==> flow/design.v <==
module if_stage (
    input  wire        clk,
    input  wire        rst_n,
    input  wire        stall,
    input  wire        branch_taken,
    input  wire [18:0] branch_target,
    output reg         ibus_valid,
    output reg  [18:0] ibus_addr,
    input  wire [18:0] ibus_rdata,
    output reg  [18:0] pc,
    output reg  [18:0] instruction
);
    always @(posedge clk or negedge rst_n) begin
        if (!rst_n) begin
            pc          <= 19'd0;
            ibus_valid  <= 1'b0;
        end
        else if (!stall) begin
            pc <= branch_taken ? branch_target : pc + 19'd1;
            ibus_valid <= 1'b1;
            ibus_addr  <= pc;
        end
    end
    always @(posedge clk or negedge rst_n) begin
        if (!rst_n)
            instruction <= 19'd0;
        else if (ibus_valid)
            instruction <= ibus_rdata;
    end
endmodule
module id_stage(
    input [18:0] instruction,
    output [4:0] opcode,
    output [2:0] rd,
    output [2:0] rs1,
    output [2:0] rs2,
    output [14:0] immediate,
    output reg [1:0] prediction
);
    assign opcode = instruction[18:14];
    assign rd = instruction[13:11];
    assign rs1 = instruction[10:8];
    assign rs2 = instruction[7:5];
    assign immediate = instruction[14:0];
    always @(*) begin
        case(opcode)
            5'b01010, 5'b01011, 5'b01100: prediction = 2'b10;  
            default: prediction = 2'b00;  
        endcase
    end
endmodule
module regfile(
    input clk,
    input [2:0] rd_addr,
    input [2:0] rs1_addr,
    input [2:0] rs2_addr,
    input [18:0] wb_data,
    input reg_write,
    output [18:0] rs1_data,
    output [18:0] rs2_data
);
    reg [18:0] registers [0:7];
    always @(posedge clk) begin
        if (reg_write && rd_addr != 0)
            registers[rd_addr] <= wb_data;
    end
    assign rs1_data = (rs1_addr == 3'd0) ? 19'd0 : registers[rs1_addr];
    assign rs2_data = (rs2_addr == 3'd0) ? 19'd0 : registers[rs2_addr];
endmodule
module alu(
    input [4:0] opcode,
    input [18:0] operand_a,
    input [18:0] operand_b,
    output reg [18:0] result,
    output reg zero_flag,
    output reg div_by_zero
);
    always @(*) begin
        result = 19'd0;
        div_by_zero = 1'b0;
        case(opcode)
            5'b00000: result = operand_a + operand_b;
            5'b00001: result = operand_a - operand_b;
            5'b00010: result = operand_a * operand_b;
            5'b00011: begin
                div_by_zero = (operand_b == 0);
                result = (operand_b == 0) ? 19'h7FFFF : operand_a / operand_b;
            end
            5'b00100: result = operand_a & operand_b;
            5'b00101: result = operand_a | operand_b;
            5'b00110: result = operand_a ^ operand_b;
            5'b00111: result = ~operand_a;
            5'b01000: result = operand_a + 1;
            5'b01001: result = operand_a - 1;
        endcase
        zero_flag = (result == 0);
    end
endmodule
module cpu_core (
    input  wire        clk,
    input  wire        rst_n,
    output reg         bus_valid,
    output reg         bus_write,
    output reg  [18:0] bus_addr,
    output reg  [18:0] bus_wdata,
    input  wire [18:0] bus_rdata
);
    wire [18:0] if_pc;
    wire [18:0] if_instr;
    wire [4:0]  opcode;
    wire [2:0]  rd, rs1, rs2;
    wire [14:0] imm;
    wire [18:0] rs1_data, rs2_data;
    wire [18:0] alu_result;
    wire        zero_flag;
    wire        div_by_zero;
    wire [18:0] wb_data;
    wire        reg_write;
    wire is_load  = (opcode == 5'b01000);
    wire is_store = (opcode == 5'b01001);
    wire mem_access = is_load | is_store;
    if_stage ifs (
        .clk(clk),
        .rst_n(rst_n),
        .stall(mem_access),           
        .branch_taken(1'b0),
        .branch_target(19'd0),
        .ibus_valid(),                
        .ibus_addr(),                 
        .ibus_rdata(bus_rdata),
        .pc(if_pc),
        .instruction(if_instr)
    );
    id_stage id (
        .instruction(if_instr),
        .opcode(opcode),
        .rd(rd),
        .rs1(rs1),
        .rs2(rs2),
        .immediate(imm),
        .prediction()
    );
    regfile rf (
        .clk(clk),
        .rd_addr(rd),
        .rs1_addr(rs1),
        .rs2_addr(rs2),
        .wb_data(wb_data),
        .reg_write(reg_write),
        .rs1_data(rs1_data),
        .rs2_data(rs2_data)
    );
    alu alu_u (
        .opcode(opcode),
        .operand_a(rs1_data),
        .operand_b(rs2_data),
        .result(alu_result),
        .zero_flag(zero_flag),
        .div_by_zero(div_by_zero)
    );
always @(*) begin
    bus_valid = mem_access;
    bus_write = is_store;
    bus_addr  = alu_result;
    bus_wdata = rs2_data;
end
    assign wb_data =
        (is_load)  ? bus_rdata :
                     alu_result;
    assign reg_write = ~is_store & ~is_load;
endmodule
# From RTL to reports: cpu_core
# What the tools print for cpu_core, step after step.
# Lines are those of the file above, counted from 1.
# Operators: Yosys type, input widths -> output width; for muxes data width and select width s.
# Cell names lack the library's common part.
# Not given: --
[design]
top = "cpu_core"
clock_port = "clk"
library = "sky130hd"
lib_corner = "tt_025C_1v80"

# After elaboration
# Counts by Yosys on the flattened word-level netlist (proc, flatten, opt, wreduce; memories kept). Register bits leave out memories and registers merged into their read ports (data or address); mux counts leave out enables and synchronous resets folded into registers. Print and check cells are left out. Cells with the same type and inputs are merged into one.
# Memory sizes are those after Yosys's memory passes, which may raise the word count (mostly to a power of two), join words into wider ones and drop unused or constant bits.
[word_totals]
regBits = 20
elab_cells = 40
output_inout_bits = 40
inputBits = 21
n_memories = 1
ram_bits = 152
[classes]
n_eq = 9
n_reduce_logical = 6
bitwise = 8
n_mul = 1
n_div = 1
n_mux = 8
add_sub_neg = 4
[mem_list]
columns = ["memory", "size", "width", "rd", "write_ports", "line_no", "rtl"]
rows = [
  ["rf.registers", 8, 19, 2, 1, 62, "reg [18:0] registers [0:7];"],
]
[ops]
columns = ["op", "n"]
rows = [
  ["$div 19x19->19", 1],
  ["$mul 19x19->19", 1],
  ["$pmux 19 s10", 1],
  ["$mux 19", 5],
  ["$eq 5x3->1 const B", 4],
  ["$add 19x1->19 const B", 1],
  ["$sub 19x1->19 const B", 1],
  ["$add 19x19->19", 1],
  ["$sub 19x19->19", 1],
  ["$and 19x19->19", 1],
  ["$or 19x19->19", 1],
  ["$xor 19x19->19", 1],
  ["$not 19->19", 1],
  ["$logic_not 19->1", 1],
  ["$eq 5x2->1 const B", 2],
  ["$eq 5x4->1 const B", 2],
  ["$logic_not 3->1", 2],
  ["$eq 5x1->1 const B", 1],
  ["$logic_not 5->1", 1],
  ["$reduce_bool 3->1", 1],
  ["$mux 3", 1],
  ["$not 1->1", 2],
  ["$and 1x1->1", 1],
  ["$or 1x1->1", 1],
  ["$logic_and 1x1->1", 1],
  ["$mux 1", 1],
]

# Depth
# Depth = most cells in a row (Yosys ltp): at word level without a register or memory, in the mapped netlist without a sequential cell, where the memories' decode and read muxes count.
[logic_depth]
depth_word = 7
ABC_AREA = 0
ltp_mapped = 186

# After synthesis
# The flow's flattened synthesis, as Yosys stat reports it; memories are mapped. The netlist is that of the ABC_AREA named above (0 if unset); the other value can give another one.
[types]
columns = ["type", "n", "type_area_um2"]
rows = [
  ["edfxtp_1", 143, 4.29E+03],
  ["ha_1", 314, 3.93E+03],
  ["fa_1", 124, 2.48E+03],
  ["nand2_1", 298, 1.12E+03],
  ["mux4_2", 43, 968.429],
  ["inv_1", 254, 953.414],
  ["nor2_1", 251, 942.154],
  ["mux2_2", 83, 934.646],
  ["o21ai_0", 177, 885.85],
  ["a21oi_1", 176, 880.845],
  ["xnor2_1", 91, 797.014],
  ["o21a_1", 77, 578.054],
  ["mux2i_1", 57, 570.547],
  ["a21o_1", 57, 427.91],
  ["nor3_1", 85, 425.408],
  ["xor2_1", 44, 385.37],
  ["dfrtp_1", 15, 375.36],
  ["clkbuf_1", 93, 349.085],
]
# Not listed: further types 81, cells in them 641.
[synth_totals]
flip_flops = 158
seq_area_um2 = 4669.5
buf_cells = 131
area_um2 = 26086.3
stdcells = 3023
# By module: a second synthesis without flattening, with its own total; a netlist apart from the flattened one above.
[hier_totals]
cells_unflattened = 3200
hier_area_um2 = 27919.3
# Each row is one instance without its submodules.
[by_module]
columns = ["mod", "cells", "n_inst", "mod_area_um2", "seq_area_um2"]
rows = [
  ["alu", 2533, 1, 18460.2, 0.0],
  ["regfile", 400, 1, 6303.5, 3993.8],
  ["if_stage", 207, 1, 2565.0, 1546.5],
  ["cpu_core", 25, 1, 330.3, 0.0],
  ["id_stage", 35, 1, 260.2, 0.0],
]

# Path before layout
# Path of least setup slack by OpenSTA after synthesis, without wires, with an ideal clock, recovery checks aside; 20% of the period is set as input and as output delay. Where synthesis merged equal registers, the netlist keeps one of their names.
[synth_timing]
path_kind = "flip-flop to output port"
from = "reg ifs.instruction[5]"
to = "out bus_addr[0]"
t_arrival_ns = 35.934
period_ns = 45.0
path_stages = 169
setup_slack_ns = 0.066
required_time_ns = 36.000
delay_ns = 35.934
output_delay_ns = 9.000
launch_ns = 0.000
n_path_buf = 23
period_less_setup_slack_ns = 44.934
# "delay_ns" is the arrival time less input delay plus setup time.
# At an output port there is no setup time.
# "path_stages": output pins that drive a net of the path, with the launching flip-flop's if there is one; two outputs of one cell count as two.
# "period_less_setup_slack_ns" is the clock period less the worst setup slack; recovery checks do not enter. This is arithmetic on one report: input and output delays are still those of the set period (20% each).
# The rows between start and end are the longest chain of elaborated cells between them; the timing report does not say that the signal goes this way. Where chains are equally long, one stands for them.
# Each line given opens the expression or statement behind the cell; cells for indexed reads and writes are added by Yosys, which also makes memories of some case tables.
# A memory read counts as a cell of the chain, while the word-level depth stops at memories.
[synth_via]
cell_sequence = "dfrtp_1 -> buf_6 -> buf_6 -> buf_4 -> buf_2 -> mux2i_1 -> mux4_2 -> buf_1 -> ha_1 -> a21oi_1 -> ha_1 -> o21a_1 -> o21ai_0 -> or4_4 -> nand2_1 -> ha_1 -> o21a_1 -> o21a_1 -> [... 133 more ...] -> o211ai_1 -> a31oi_1 -> a221o_1 -> o21ai_0 -> clkbuf_1 -> nand2_1 -> o21ai_0 -> ha_1 -> nor2b_1 -> o21a_1 -> o21a_1 -> o21a_1 -> o21a_1 -> o31a_1 -> o21ai_0 -> a21oi_1 -> o41ai_1 -> nand2_1"
elab_chain_cells = 5
[synth_rtl]
columns = ["item", "line_no", "rtl"]
rows = [
  ["start, declared", 11, "output reg  [18:0] instruction"],
  ["start, assigned", 26, "instruction <= 19'd0;"],
  ["start, assigned", 28, "instruction <= ibus_rdata;"],
  ["$mem_v2 8x19", 62, "reg [18:0] registers [0:7];"],
  ["$mux 19", 68, "assign rs2_data = (rs2_addr == 3'd0) ? 19'd0 : registers[rs2_addr];"],
  ["$div 19x19->19", 87, "result = (operand_b == 0) ? 19'h7FFFF : operand_a / operand_b;"],
  ["$mux 19", 87, ""],
  ["$pmux 19 s10", 81, "case(opcode)"],
  ["end, declared", 104, "output reg  [18:0] bus_addr,"],
]

# Timing after layout
# Path of least setup slack in the final report of entry B (OpenROAD, finished layout, wires in). Where an end is a register, its clock arrival counts in the times.
[layout_timing]
path_kind = "flip-flop to output port"
from = "reg ifs.instruction[6]"
to = "out bus_addr[0]"
t_arrival_ns = 35.48
launch_ns = 0.45
required_time_ns = 36.00
path_stages = 180
period_ns = 45.0
n_path_buf = 45
output_delay_ns = 9.00
setup_slack_ns = 0.52
# The rows between start and end are the longest chain of elaborated cells between them; the timing report does not say that the signal goes this way. Where chains are equally long, one stands for them.
# A memory read counts as a cell of the chain, while the word-level depth stops at memories.
[layout_via]
cell_sequence = "dfrtp_1 -> buf_4 -> buf_4 -> mux4_2 -> nor2_4 -> o221ai_4 -> nor4_4 -> clkbuf_8 -> clkbuf_16 -> and3_4 -> a21oi_1 -> a21oi_1 -> ha_1 -> o21a_4 -> nor2_4 -> nor4_1 -> a41o_1 -> o2bb2ai_2 -> [... 144 more ...] -> nand2_1 -> ha_2 -> nand4_1 -> or4_4 -> o21ai_2 -> o21a_1 -> clkbuf_8 -> clkbuf_8 -> mux2_2 -> ha_1 -> a21o_1 -> a21o_1 -> a2111oi_2 -> a21oi_4 -> o41ai_4 -> buf_6 -> nand2_1 -> buf_2"
elab_chain_cells = 5
[layout_rtl]
columns = ["item", "line_no", "rtl"]
rows = [
  ["start, declared", 11, "output reg  [18:0] instruction"],
  ["start, assigned", 26, "instruction <= 19'd0;"],
  ["start, assigned", 28, "instruction <= ibus_rdata;"],
  ["$mem_v2 8x19", 62, "reg [18:0] registers [0:7];"],
  ["$mux 19", 68, "assign rs2_data = (rs2_addr == 3'd0) ? 19'd0 : registers[rs2_addr];"],
  ["$div 19x19->19", 87, "result = (operand_b == 0) ? 19'h7FFFF : operand_a / operand_b;"],
  ["$mux 19", 87, ""],
  ["$pmux 19 s10", 81, "case(opcode)"],
  ["end, declared", 104, "output reg  [18:0] bus_addr,"],
]

# Flow measurements of cpu_core on sky130hd: 6 stored runs with different settings, listed in no order. Input and output delays are each 20% of the period that was set; the output load is 0.01 pF.
# "clock_period_reached_ns" = clock period - worst setup slack. The figure is calculated, with input and output delays left at 20% of the set period.
# "totalPower_mw": no workload was simulated; the value follows from the tool's default switching activity.

[[run]]
name = "entry A"
[run.settings]
ABC_AREA = 1
CELL_PAD_IN_SITES_GLOBAL_PLACEMENT = 3
CORE_MARGIN = 9
CORE_UTILIZATION = 69
GPL_ROUTABILITY_DRIVEN = 0
PLACE_DENSITY = 0.76
SETUP_SLACK_MARGIN = 5.0
TNS_END_PERCENT = 30
period_ns = 45.0
CAP_MARGIN = 20
SLEW_MARGIN = 20
[run.results]
outcome = "incomplete, placement halted on GPL-0301"

[[run]]
name = "entry B"
[run.settings]
CAP_MARGIN = 5
CELL_PAD_IN_SITES_DETAIL_PLACEMENT = 1
CELL_PAD_IN_SITES_GLOBAL_PLACEMENT = 1
CORE_ASPECT_RATIO = 1.13
CORE_MARGIN = 10
CORE_UTILIZATION = 21
CTS_CLUSTER_DIAMETER = 206
GPL_ROUTABILITY_DRIVEN = 1
GPL_TIMING_DRIVEN = 0
HOLD_SLACK_MARGIN = 0.2
MAX_ROUTING_LAYER = "met4"
MIN_ROUTING_LAYER = "met2"
PLACE_DENSITY_LB_ADDON = 0.07
SETUP_SLACK_MARGIN = 3.52
TNS_END_PERCENT = 5
period_ns = 45.0
SLEW_MARGIN = 20
[run.results]
totalPower_mw = 2.406
post_synth_area_um2 = 26086.3
post_route_util_pct = 28.9
die_area_um2 = 138745.0
worstSetupSlack_ns = 0.521
finish.stdcell_area_um2 = 35670.5
final_setup_tns_ns = 0.000
final_hold_ws_ns = 0.679
clock_period_reached_ns = 44.479

[[run]]
name = "entry C"
[run.settings]
ABC_AREA = 1
CORE_ASPECT_RATIO = 0.78
CORE_UTILIZATION = 40
GPL_ROUTABILITY_DRIVEN = 1
PLACE_DENSITY_LB_ADDON = 0.16
SETUP_SLACK_MARGIN = 5.0
TNS_END_PERCENT = 75
period_ns = 37.6
CAP_MARGIN = 20
CORE_MARGIN = 2
SLEW_MARGIN = 20
[run.results]
totalPower_mw = 2.230
post_synth_area_um2 = 25941.1
post_route_util_pct = 55.1
die_area_um2 = 66921.8
worstSetupSlack_ns = -4.036
finish.stdcell_area_um2 = 35393.9
final_setup_tns_ns = -6.925
final_hold_ws_ns = 0.583
clock_period_reached_ns = 41.636

[[run]]
name = "entry D"
[run.settings]
CORE_UTILIZATION = 40
period_ns = 29.2
CAP_MARGIN = 20
CORE_MARGIN = 2
SLEW_MARGIN = 20
[run.results]
totalPower_mw = 3.953
post_synth_area_um2 = 26086.3
post_route_util_pct = 59.7
die_area_um2 = 67275.4
worstSetupSlack_ns = -8.627
finish.stdcell_area_um2 = 38496.9
final_setup_tns_ns = -54.746
final_hold_ws_ns = 0.676
clock_period_reached_ns = 37.827

[[run]]
name = "entry E"
[run.settings]
ABC_AREA = 1
CELL_PAD_IN_SITES_GLOBAL_PLACEMENT = 2
CORE_MARGIN = 9
CORE_UTILIZATION = 69
CTS_CLUSTER_SIZE = 64
GPL_ROUTABILITY_DRIVEN = 0
MIN_ROUTING_LAYER = "met1"
PLACE_DENSITY = 0.49
TNS_END_PERCENT = 30
period_ns = 45.0
CAP_MARGIN = 20
SLEW_MARGIN = 20
[run.results]
outcome = "incomplete, placement halted on GPL-0301"

[[run]]
name = "entry F"
[run.settings]
CAP_MARGIN = 5
CELL_PAD_IN_SITES_DETAIL_PLACEMENT = 2
CELL_PAD_IN_SITES_GLOBAL_PLACEMENT = 1
CORE_ASPECT_RATIO = 1.13
CORE_MARGIN = 10
CORE_UTILIZATION = 59
CTS_CLUSTER_DIAMETER = 206
GPL_ROUTABILITY_DRIVEN = 1
GPL_TIMING_DRIVEN = 0
HOLD_SLACK_MARGIN = 0.2
MIN_ROUTING_LAYER = "met2"
PLACE_DENSITY_LB_ADDON = 0.07
SETUP_SLACK_MARGIN = 3.52
TNS_END_PERCENT = 5
period_ns = 45.0
SLEW_MARGIN = 20
[run.results]
outcome = "incomplete, placement halted on DPL-0033"
